==> flow/design.v <==
module interFrameSpace (samplePoint, rst, canRX, frameReady, endOverload, isOverload, isStart);
	input wire samplePoint, rst, canRX, frameReady, endOverload;
	output wire isOverload, isStart;
	parameter bit1_intermission = 0, bit2_intermission = 1, bit3_intermission = 2, bus_idle = 3;
	reg [2:0]state;
	reg isOverload0, isStart0;
	reg endError;
	assign isOverload = isOverload0;
	assign isStart = isStart0;
	always @ (posedge samplePoint) begin
		if (rst) begin
			state <= bus_idle;
			isOverload0 <= 0;
			isStart0 <= 0;
			endError <= 0;
		end else begin
		if (frameReady == 0)begin
			state <= bit1_intermission;
			isOverload0 <= 0;
			isStart0 <= 0;
			if (endOverload)
				endError <= 1;
		end
		if (isOverload) begin
			isOverload0 <= 0;
		end
		if (frameReady == 1 && endOverload == 1) begin
			if (canRX == 1) begin
				state <= bit2_intermission;
				isOverload0 <= 0;
				isStart0 <= 0;
			end else begin
				state <= bit1_intermission;
				isOverload0 <= 1;
				isStart0 <= 0;
			end
		end
		if ((frameReady == 1 && endOverload == 0) || endError == 1) begin
			case (state)
				bit1_intermission:
					if (canRX == 1) begin
						state <= bit2_intermission;
						isOverload0 <= 0;
						isStart0 <= 0;
					end else begin
						state <= bit1_intermission;
						isOverload0 <= 1;
						isStart0 <= 0;
						endError <= 0;
					end
				bit2_intermission:
					if (canRX == 1) begin
						state <= bit3_intermission;
						isOverload0 <= 0;
						isStart0 <= 0;
					end else begin
						state <= bit1_intermission;
						isOverload0 <= 1;
						isStart0 <= 0;
						endError <= 0;
					end
				bit3_intermission:
					if (canRX == 1) begin
						state <= bus_idle;
						isOverload0 <= 0;
						isStart0 <= 0;
					end else begin
						state <= bit1_intermission;
						isOverload0 <= 0;
						isStart0 <= 1;
						endError <= 0;
					end
				bus_idle:
					if (canRX == 1) begin
						state <= bus_idle;
						isOverload0 <= 0;
						isStart0 <= 0;
					end else begin
						state <= bit1_intermission;
						isOverload0 <= 0;
						isStart0 <= 1;
						endError <= 0;
					end
			endcase
		end
		end
	end
endmodule
module overload (samplePoint, rst, canRX, isOverload, isError, endOverload);
	input wire samplePoint, rst, canRX, isOverload, isError;
	output wire endOverload;
	parameter overload_flag = 0, overload_superposition = 1, overload_delimiter = 2;
	reg [1:0]state;
	reg [4:0]count;
	reg endOverload0;
	reg alredyOverError;
	assign endOverload = endOverload0;
	always @ (posedge samplePoint) begin
		if (rst) begin
			state <= overload_flag;
			count <= 0;
			endOverload0 <= 0;
			alredyOverError <= 0;
		end else begin
		if (endOverload0) begin
			endOverload0 <= 0;
		end
		if (isOverload == 1 || isError == 1 || alredyOverError == 1) begin
			case (state)
				overload_flag:  
					if (isOverload == 1 || alredyOverError == 1) begin
						if (canRX == 0) begin 
							if (count == 4) begin
								state <= overload_superposition;
								count <= count + 1;
							end else begin
								alredyOverError <= 1;
								count <= count + 1;
							end
						end else if (canRX == 1) begin
							alredyOverError <= 1;
							count <= 0;
							state <= overload_flag;
						end
					end else if (isError == 1 || alredyOverError == 1) begin
						if (canRX == 0) begin 
							if (count == 5) begin
								state <= overload_superposition;
								count <= count + 1;
							end else begin
								alredyOverError <= 1;
								count <= count + 1;
							end
						end else if (canRX == 1) begin
							alredyOverError <= 1;
							count <= 0;
							state <= overload_flag;
						end
					end
				overload_superposition:
					if (canRX == 0) begin 
						if (count < 11) begin
							count <= count + 1;
						end else begin
							count <= 0;
							state <= overload_flag;
						end
					end else if (canRX == 1) begin
						state <= overload_delimiter;
						count <= 1;
					end
				overload_delimiter:
					if (canRX == 1) begin 
						if (count < 7) begin
							count <= count + 1;
						end else begin
							endOverload0 <= 1;
							alredyOverError <= 0;
							state <= overload_flag;
							count <= 0;
						end
					end else if (canRX == 0) begin
						if (count == 7) begin 
							state <= overload_flag;
							count <= 1;
						end else begin
							count <= 0;
							state <= overload_flag;
						end
					end
			endcase
		end
		end
	end
endmodule
module framecontroller
(
	input	sp, rst, CAN_RX, reset, isStuff, errorFlag,
	output reg BS_onoff,
	output reg [1:0]CRCtype,
	output reg BRS_Stop,
	output reg invalidBit,
	output reg  CRCcalc_on,
	output reg  CRCtime, 
	output reg ackValue,
	output reg  RTR_SRR,
	output reg  IDE,
	output reg 	EDL,
	output reg  BRS,
	output reg RTR_r1,
	output reg frameReady
);
	parameter arbID_st = 0, RTR_SRR_st = 1, IDE0_st = 2, IDE1_st = 3, r0_EDL_st = 4;
	parameter extID_st = 5, extRTR_st = 6, r1_EDL_st = 7, r0_FD_st = 8, BRS_st = 9;
	parameter ESI_st = 10, DLC_st = 11, data_st = 12, crc15_st = 13, crc17_st = 14;
	parameter crc21_st = 15, crcDel_st = 16, ack_st = 17, ackDel_st = 18, eof_st = 19;
	parameter ready_st = 20, error_st = 21;
	reg		[4:0]state;
	reg		[9:0]cont;
	reg		[6:0]dlc;
	reg		FD;
	reg		bitlido;
	reg		frameReady_v;
	always @ (posedge sp) begin
		if (rst) begin
			state <= ready_st;
			cont = 0;
			dlc = 0;
			FD = 0;
			BS_onoff = 0;
			CRCtype = 0;
			CRCtime = 0;
			CRCcalc_on = 0;
			BRS_Stop = 0;
			invalidBit = 0;
			ackValue = 0;
			RTR_SRR = 0;
			IDE = 0;
			EDL = 0;
			BRS = 0;
			RTR_r1 = 0;
			frameReady_v = 1;
		end
		else
		if (reset) begin
			state <= arbID_st;
			cont = 1;
			dlc = 0;
			FD = 0;
			BS_onoff = 0;
			CRCtype = 0;
			CRCtime = 0;
			CRCcalc_on = 0;
			BRS_Stop = 0;
			invalidBit = 0;
			ackValue = 0;
			RTR_SRR = 0;
			IDE = 0;
			EDL = 0;
			BRS = 0;
			RTR_r1 = 0;
			frameReady_v = 0;
			BS_onoff = 1;
			CRCcalc_on = 1;
			if(errorFlag)
			begin
				state <= error_st;
			end
		end
		else
		if (~isStuff) begin
			case (state)
				arbID_st:  
					begin
						if(cont < 10)
						begin
							cont = cont +1;
						end
						else
						begin
							state <= RTR_SRR_st;
						end
					end
				RTR_SRR_st:  
					begin
						RTR_SRR = CAN_RX;
						if (CAN_RX)
						begin
							state <= IDE1_st;
						end
						else
						begin
							state <= IDE0_st;
						end
					end
				IDE0_st:
					begin
					IDE = CAN_RX;
					if(~CAN_RX)
						begin
							state <= r0_EDL_st;
						end
					else
						begin
							state <= error_st;
						end
					end
				IDE1_st:
					begin
					IDE = CAN_RX;
					if (CAN_RX)
						begin
							cont = 0;
							state <= extID_st;
						end
						else
						begin
							state <= r0_EDL_st;
						end
					end
				extID_st:
					if (cont < 17)
					begin
						cont = cont + 1;
					end
					else
					begin
						state <= extRTR_st;
					end
				extRTR_st:
					begin
						RTR_r1 = CAN_RX;
						state <= r1_EDL_st;
					end
				r1_EDL_st:
					begin
						EDL = CAN_RX;
						if (CAN_RX)
						begin
							state <= r0_FD_st;
						end
						else
						begin
							state <= r0_EDL_st;
						end
					end
				r0_EDL_st:
					begin
						EDL = CAN_RX;
						if (CAN_RX)
						begin
							state <= r0_FD_st;
						end
						else
						begin
							cont = 0;
							state <= DLC_st;
						end
					end
				r0_FD_st:
					if(~CAN_RX)
					begin
						FD = 1;
						state <= BRS_st;
					end
					else
					begin
						state <= error_st;
					end
				BRS_st:
					begin
						BRS = CAN_RX;
						BRS_Stop = CAN_RX;
						state <= ESI_st;
					end
				ESI_st:
					begin
						cont = 0;
						state <= DLC_st;
					end
				DLC_st: 
					begin
						dlc = dlc << 1;
						dlc = dlc + CAN_RX;
						cont = cont + 1;
						bitlido = CAN_RX;
						if (cont == 4  && dlc != 0) 
						begin
							cont = 0;
							if(dlc > 8 && FD == 0)
							begin
								dlc = 8;
							end
							else if(dlc > 8)
							begin
								case(dlc)
									9:
										dlc = 12;
									10:
										dlc = 16;
									11:
										dlc = 20;
									12:
										dlc = 24;
									13:
										dlc = 32;
									14:
										dlc = 48;
									15:
										dlc = 64;
								endcase
							end
							state <= data_st;
						end
						else if(cont == 4 && dlc == 0)
						begin
							cont =0;
							if(FD == 0)
							begin
								state <= crc15_st;
							end
							else if(dlc <= 16)
							begin
								state <= crc17_st;
							end
							else
							begin
								state <= crc21_st;
							end
						end
					end
				data_st:
					begin
						if(FD)
							begin
								BRS_Stop = 1;
							end
						cont = cont + 1;
						if (cont==8*dlc)  
						begin
							if(FD == 0)
							begin
								cont = 0;
								state <= crc15_st;
							end
							else if(dlc <= 16)
							begin
								cont = 0;
								state <= crc17_st;
							end
							else
							begin
								cont = 0;
								state <= crc21_st;
							end
						end
					end
				crc15_st:
					begin
						CRCcalc_on =0;
						CRCtime = 1;
						CRCtype = 1;
						cont = cont +1;
						if (cont==15)
						begin
							state <= crcDel_st;
						end
					end
				crc17_st:
					begin
						CRCcalc_on =0;
						CRCtime = 1;
						CRCtype = 2;
						cont = cont +1;
						if (cont==17)
						begin
							state <= crcDel_st;
						end
					end
				crc21_st:
					begin
						CRCcalc_on =0;
						CRCtime = 1;
						CRCtype = 3;
						cont = cont +1;
						if (cont==21)
						begin
							state <= crcDel_st;
						end
					end
				crcDel_st:
					begin
						CRCtime = 0;
						CRCtype = 0;
						BS_onoff = 0;
						BRS_Stop = 0;
						if(CAN_RX)
						begin
							state <= ack_st;
						end
						else
						begin
							state <= error_st;
						end
					end
				ack_st:
					state <= ackDel_st;
				ackDel_st:
					if(CAN_RX)
					begin
						cont = 0;
						state <= eof_st;
					end
					else
					begin
						state <= error_st;
					end
				eof_st:
					begin
						cont = cont +1;
						if(cont==7)
						begin
							frameReady_v = 1;
							state <= ready_st;
						end
					end
				ready_st:
					begin
						frameReady_v = 1;
						state <= ready_st;
					end
				error_st:
					begin
						cont = 0;
						dlc = 0;
						FD = 0;
					end
			endcase
		end
		frameReady <= frameReady_v;
	end
endmodule
module DatavsRemote(
RTR_SRR,
IDE,
RTR_r1,
isRemote
);
	input RTR_SRR, IDE, RTR_r1;
	output isRemote;
	assign isRemote = RTR_SRR & (IDE ~^ RTR_r1);
endmodule
module frameSize
(
	input	sp, rst, isStuff, reset,
	output reg [9:0] size
);
	always @ (posedge sp) begin
		if (rst)
			begin
				size <= 10'b0;
			end
		else if (reset)
			begin
				size <= 10'b1;
			end
		else if (~isStuff)
			begin
				size <= size + 1;
			end
	end
endmodule
module frameStorage
(
	input	sp, rst, CAN_RX, isStuff, reset,
	output reg [150:0] frame
);
	always @ (posedge sp) begin
		if (rst)
			begin
				frame = 0;
			end
		else if (reset)
			begin
				frame = 0;
				frame = frame << 1;
				frame = frame + CAN_RX;
			end
		else if (~isStuff)
			begin
				frame = frame << 1;
				frame = frame + CAN_RX;
			end
	end
endmodule
module frameMakerTop (samplePoint, reset, canRX, isError, isStuff, endOverload, BS_onoff, CRCtype, BRS_Stop, invalidBit, CRCcalc_on, CRCtime, ackValue, IDE, EDL, BRS, isRemote, size, frame, frameReady, isStart);
	input wire samplePoint, reset, canRX, isError, isStuff;
	output wire endOverload, BS_onoff, BRS_Stop, invalidBit, CRCcalc_on, CRCtime, ackValue, IDE, EDL, BRS, isRemote, frameReady, isStart;
	output wire [1:0] CRCtype;
	output wire [9:0] size;
	output wire [150:0] frame;
	wire isOverloadFromInterframe, RTR_SRR, RTR_r1;
	interFrameSpace ifs (samplePoint, reset, canRX, frameReady, endOverload, isOverloadFromInterframe, isStart);
	overload ov (samplePoint, reset, canRX, isOverloadFromInterframe, isError, endOverload);
	framecontroller fc (samplePoint, reset, canRX, isStart, isStuff, isError, BS_onoff, CRCtype, BRS_Stop, invalidBit, CRCcalc_on, CRCtime, ackValue, RTR_SRR, IDE, EDL, BRS, RTR_r1, frameReady);
	DatavsRemote dr (RTR_SRR, IDE, RTR_r1, isRemote);
	frameSize fsz (samplePoint, reset, isStuff, isStart, size);
	frameStorage fst (samplePoint, reset, canRX, isStuff, isStart, frame);
endmodule
* From RTL to reports: frameMakerTop
Tool output for the design above, in the order of the flow.
Line numbers count from 1 in the design file above.
Operators carry their Yosys type and port widths (W data, S select, Z words).
Cell names lack the library's common part.
Not given: --
- Design top :: frameMakerTop
- Clock :: samplePoint
- Standard-cell library :: sky130hd
- Timing corner :: tt_025C_1v80

* Elaborated design
Counts by Yosys on the flattened word-level netlist (proc, flatten, opt, wreduce; memories kept). Register bits leave out memories and registers merged into their read ports (data or address). Print and check cells are left out.
- Output and inout port bits :: 176
- Register bits :: 211
- Input bits :: 5
- Cells after elaboration :: 286
- Magnitude comparators :: 7
- Muxes and demuxes :: 110
- Add/sub/neg operators :: 5
- Equal/unequal tests :: 70
- Bitwise gates (word level) :: 8
- Reductions and logical operators :: 58
** Operators by type and width (number)
- $add A151 B1 Y151 :: 1
- $mux W5 :: 23
- $pmux W5 S21 :: 1
- $pmux W10 S8 :: 1
- $mux W10 :: 7
- $eq A7 B4 Y1 const B :: 7
- $pmux W7 S7 :: 1
- $mux W1 :: 43
- $eq A5 B4 Y1 const B :: 8
- $eq A5 B3 Y1 const B :: 7
- $eq A5 B5 Y1 const B :: 6
- $mux W2 :: 13
- $reduce_bool A22 Y1 :: 1
- $ne A3 B2 Y1 const B :: 7
- $mux W7 :: 3
- $add A10 B1 Y10 const B :: 2
- $eq A10 B3 Y1 const B :: 2
- $eq A10 B5 Y1 const B :: 2
- $reduce_and A2 Y1 :: 10
- $ne A3 B3 Y1 const B :: 5
- $pmux W5 S3 :: 1
- $mux W3 :: 5
- $reduce_or A2 Y1 :: 7
- $le A7 B5 Y1 const B :: 2
- $reduce_and A7 Y1 :: 2
- $pmux W7 S2 :: 1
- $reduce_bool A2 Y1 :: 6
- $reduce_and A3 Y1 :: 4
Not listed: further kinds 45, cells in them 80.

* Longest topological paths
Depth = most cells in a row (Yosys ltp): at word level without a register or memory, in the mapped netlist without a sequential cell, where the memories' decode and read muxes count.
- Depth in word-level cells :: 9
- ABC_AREA :: 1
- Mapped depth :: 15
- Depth with buffers taken out :: 15

* Netlist
Yosys stat after the flow's synthesis: flattened, memories mapped to cells. It holds for the ABC_AREA given above (unset counts as 0); a run with the other value may have another netlist.
** Cell types
- dfxtp_1 :: number 230, total area 4.6E+03 um^2
- nand2_1 :: number 439, total area 1647.83 um^2
- a21oi_1 :: number 204, total area 1.02E+03 um^2
- inv_1 :: number 92, total area 345.331 um^2
- nand3_1 :: number 61, total area 305.293 um^2
- nor2_1 :: number 67, total area 251.491 um^2
- clkbuf_1 :: number 61, total area 228.97 um^2
- o21ai_0 :: number 44, total area 220.211 um^2
- ha_1 :: number 8, total area 100.096 um^2
- nand4_1 :: number 16, total area 100.096 um^2
- o211ai_1 :: number 9, total area 67.565 um^2
- nor3_1 :: number 13, total area 65.062 um^2
- o22ai_1 :: number 10, total area 62.56 um^2
- nand2_2 :: number 7, total area 43.792 um^2
- nor2_4 :: number 3, total area 33.782 um^2
- a31oi_1 :: number 3, total area 18.768 um^2
- nor2_2 :: number 3, total area 18.768 um^2
- or2_2 :: number 3, total area 18.768 um^2
Not listed: further types 23, cells in them 36.
- Cells in the netlist :: 1309
- Mapped flip-flops :: 230
- Buffers :: 66
- Mapped area :: 0.0094015 mm^2
- Sequential part of the area :: 0.0046044 mm^2

* Worst setup path after synthesis
Path of least setup slack by OpenSTA after synthesis, without wires, with an ideal clock, recovery checks aside; 20% of the period is set as input and as output delay. Where synthesis merged equal registers, the netlist keeps one of their names.
- Path type :: input-to-reg
- From :: in isStuff
- To :: reg fc.state
- Data required time :: 4921 ps
- Path slack :: 2721 ps
- Stages on the path :: 9
- Arrival time :: 2200 ps
- Setup time :: 79 ps
- Input delay :: 1000 ps
- Time at the first pin :: 1000 ps
- Buffers on the path :: 2
- Clock period :: 5000 ps
- Delay of the path :: 1279 ps
- Period reached after synthesis :: 2279 ps
"delay of the path" is the arrival time less input delay plus setup time.
"stages on the path": output pins that drive a net of the path, with the launching flip-flop's if there is one; two outputs of one cell count as two.
"period reached after synthesis" = period - worst setup slack (recovery checks aside). The figure is calculated, with input and output delays left at 20% of the set period.
Where an end lacks its bit number, it is one bit of the signal, or one of the new flip-flops if synthesis recoded a state register.
The rows between start and end are the longest chain of elaborated cells between them; the timing report does not say that the signal goes this way. Where chains are equally long, one stands for them.
Each line given opens the expression or statement behind the cell; cells for indexed reads and writes are added by Yosys, which also makes memories of some case tables.
At most two assigning lines are given for a register; there are more.
- Cells stage by stage :: buf_2 > nor2_1 > inv_1 > nor2_1 > inv_1 > clkbuf_1 > nor2_1 > nand3_1 > o211ai_1
- Length of the longest elaborated chain :: 2
- Elaborated cells between the ends (all ways) :: 4
- Source lines of those cells :: 2
- Classes of those cells :: 1 x eq/ne; 2 x mux; 1 x reduce/logical
** Ends and longest elaborated chain, post-synthesis
- from (decl) :: line 577 : input wire samplePoint, reset, canRX, isError, isStuff;
- $mux W5 :: line 251 : if (~isStuff) begin
- $mux W5 :: line 225 : if (reset) begin
- to (assign) :: line 206 : state <= ready_st;
- to (assign) :: line 226 : state <= arbID_st;
- to (decl) :: line 198 : reg [4:0]state;

* Path in the finished layout
From the final timing report of run A: the path of least setup slack in the routed layout; clock arrival at registers is part of the times.
The report prints the path's times to 10 ps; the period is as set.
- Path type :: reg-to-output
- From :: reg fc.IDE
- To :: out isRemote
- Time at the first pin :: 530 ps
- Arrival time :: 2040 ps
- Path slack :: 1050 ps
- Clock period :: 3870 ps
- Buffers on the path :: 1
- External output delay :: 770 ps
- Data required time :: 3100 ps
- Stages on the path :: 4
The rows between start and end are the longest chain of elaborated cells between them; the timing report does not say that the signal goes this way. Where chains are equally long, one stands for them.
At most two assigning lines are given for a register; there are more.
- Cells stage by stage :: dfxtp_1 > o21ai_0 > a21oi_1 > clkdlybuf4s50_1
- Length of the longest elaborated chain :: 2
- Elaborated cells between the ends (all ways) :: 2
- Source lines of those cells :: 1
- Classes of those cells :: 2 x logic
** Ends and longest elaborated chain, post-layout
- from (decl) :: line 187 : output reg IDE,
- from (assign) :: line 218 : IDE = 0;
- from (assign) :: line 238 : IDE = 0;
- $xnor A1 B1 Y1 :: line 531 : assign isRemote = RTR_SRR & (IDE ~^ RTR_r1);
- $and A1 B1 Y1 :: line 531
- to (decl) :: line 578 : output wire endOverload, BS_onoff, BRS_Stop, invalidBit, CRCcalc_on, CRCtime, ackValue, IDE, EDL, BRS, isRemot ...

Measured results for frameMakerTop: 6 stored runs of the Yosys and OpenROAD flow on sky130hd. The settings differ; the order carries no meaning. The constraints put input and output delay at 20% of the set period each and load the outputs with 0.01 pF.
By "worst setup path time" is meant the share of the clock period that the worst setup path is allowed (20% is reserved at inputs, 20% at outputs), minus its slack. Clock arrival times at its registers enter into it.
"worst setup path time" is known to 10 ps.

** Run A
- Settings :: ABC_AREA=1; CELL_PAD_IN_SITES_DETAIL_PLACEMENT=1; CORE_ASPECT_RATIO=1.22; CORE_MARGIN=2; CORE_UTILIZATION=21; CTS_CLUSTER_DIAMETER=57; CTS_CLUSTER_SIZE=86; GPL_TIMING_DRIVEN=1; PLACE_DENSITY=0.88; SETUP_SLACK_MARGIN=0.81; period_ns=3.87; CAP_MARGIN=20; SLEW_MARGIN=20
- Worst setup slack after layout :: 1051 ps
- Final worst hold slack :: 452 ps
- Area of the synthesized netlist :: 0.0094015 mm^2
- Utilization after routing :: 28.2 %
- Total negative slack on setup checks :: 0 ps
- Full die area :: 0.0464856 mm^2
- Worst setup path time :: 2040 ps
- Class of the worst setup path :: reg-to-output

** Run B
- Settings :: ABC_AREA=0; CAP_MARGIN=10; CELL_PAD_IN_SITES_DETAIL_PLACEMENT=1; CORE_ASPECT_RATIO=0.82; CORE_UTILIZATION=36; CTS_CLUSTER_SIZE=58; GPL_ROUTABILITY_DRIVEN=0; MAX_ROUTING_LAYER=met4; PLACE_DENSITY_LB_ADDON=0.01; TNS_END_PERCENT=40; period_ns=5.21; CORE_MARGIN=2; SLEW_MARGIN=20
- Worst setup slack after layout :: 2385 ps
- Final worst hold slack :: 477 ps
- Area of the synthesized netlist :: 0.009648 mm^2
- Utilization after routing :: 47.4 %
- Total negative slack on setup checks :: 0 ps
- Full die area :: 0.0281326 mm^2
- Worst setup path time :: 1780 ps
- Class of the worst setup path :: reg-to-output

** Run C
- Settings :: ABC_AREA=1; CORE_UTILIZATION=30; GPL_TIMING_DRIVEN=1; MIN_ROUTING_LAYER=met1; PLACE_DENSITY=0.49; period_ns=2.6; CAP_MARGIN=20; CORE_MARGIN=2; SLEW_MARGIN=20
- Worst setup slack after layout :: 261 ps
- Final worst hold slack :: 433 ps
- Area of the synthesized netlist :: 0.0094015 mm^2
- Utilization after routing :: 40.6 %
- Total negative slack on setup checks :: 0 ps
- Full die area :: 0.0327701 mm^2
- Worst setup path time :: 2340 ps
- Class of the worst setup path :: reg-to-reg

** Run D
- Settings :: ABC_AREA=0; CAP_MARGIN=20; CELL_PAD_IN_SITES_DETAIL_PLACEMENT=1; CELL_PAD_IN_SITES_GLOBAL_PLACEMENT=2; CORE_ASPECT_RATIO=1.09; CORE_MARGIN=10; CORE_UTILIZATION=41; CTS_CLUSTER_SIZE=58; GPL_ROUTABILITY_DRIVEN=1; HOLD_SLACK_MARGIN=0.03; MAX_ROUTING_LAYER=met4; MIN_ROUTING_LAYER=met2; PLACE_DENSITY_LB_ADDON=0.01; SLEW_MARGIN=5; TNS_END_PERCENT=40; period_ns=5.21
- Worst setup slack after layout :: 2389 ps
- Final worst hold slack :: 500 ps
- Area of the synthesized netlist :: 0.009648 mm^2
- Utilization after routing :: 54.3 %
- Total negative slack on setup checks :: 0 ps
- Full die area :: 0.0300733 mm^2
- Worst setup path time :: 1780 ps
- Class of the worst setup path :: reg-to-output

** Run E
- Settings :: ABC_AREA=0; CAP_MARGIN=20; CELL_PAD_IN_SITES_DETAIL_PLACEMENT=1; CELL_PAD_IN_SITES_GLOBAL_PLACEMENT=1; CORE_ASPECT_RATIO=0.82; CORE_UTILIZATION=36; CTS_CLUSTER_SIZE=58; GPL_ROUTABILITY_DRIVEN=1; HOLD_SLACK_MARGIN=0.03; MAX_ROUTING_LAYER=met5; PLACE_DENSITY_LB_ADDON=0.01; SLEW_MARGIN=0; TNS_END_PERCENT=40; period_ns=5.21; CORE_MARGIN=2
- Worst setup slack after layout :: 2430 ps
- Final worst hold slack :: 473 ps
- Area of the synthesized netlist :: 0.009648 mm^2
- Utilization after routing :: 47.4 %
- Total negative slack on setup checks :: 0 ps
- Full die area :: 0.0281326 mm^2
- Worst setup path time :: 1740 ps
- Class of the worst setup path :: reg-to-output

** Run F
- Settings :: ABC_AREA=0; CAP_MARGIN=20; CELL_PAD_IN_SITES_DETAIL_PLACEMENT=1; CELL_PAD_IN_SITES_GLOBAL_PLACEMENT=1; CORE_ASPECT_RATIO=0.82; CORE_MARGIN=10; CORE_UTILIZATION=41; CTS_CLUSTER_SIZE=58; GPL_ROUTABILITY_DRIVEN=1; HOLD_SLACK_MARGIN=0.03; MAX_ROUTING_LAYER=met5; PLACE_DENSITY_LB_ADDON=0.01; SLEW_MARGIN=0; TNS_END_PERCENT=10; period_ns=5.21
- Worst setup slack after layout :: 2413 ps
- Final worst hold slack :: 472 ps
- Area of the synthesized netlist :: 0.009648 mm^2
- Utilization after routing :: 53.9 %
- Total negative slack on setup checks :: 0 ps
- Full die area :: 0.0300976 mm^2
- Worst setup path time :: 1760 ps
- Class of the worst setup path :: reg-to-output
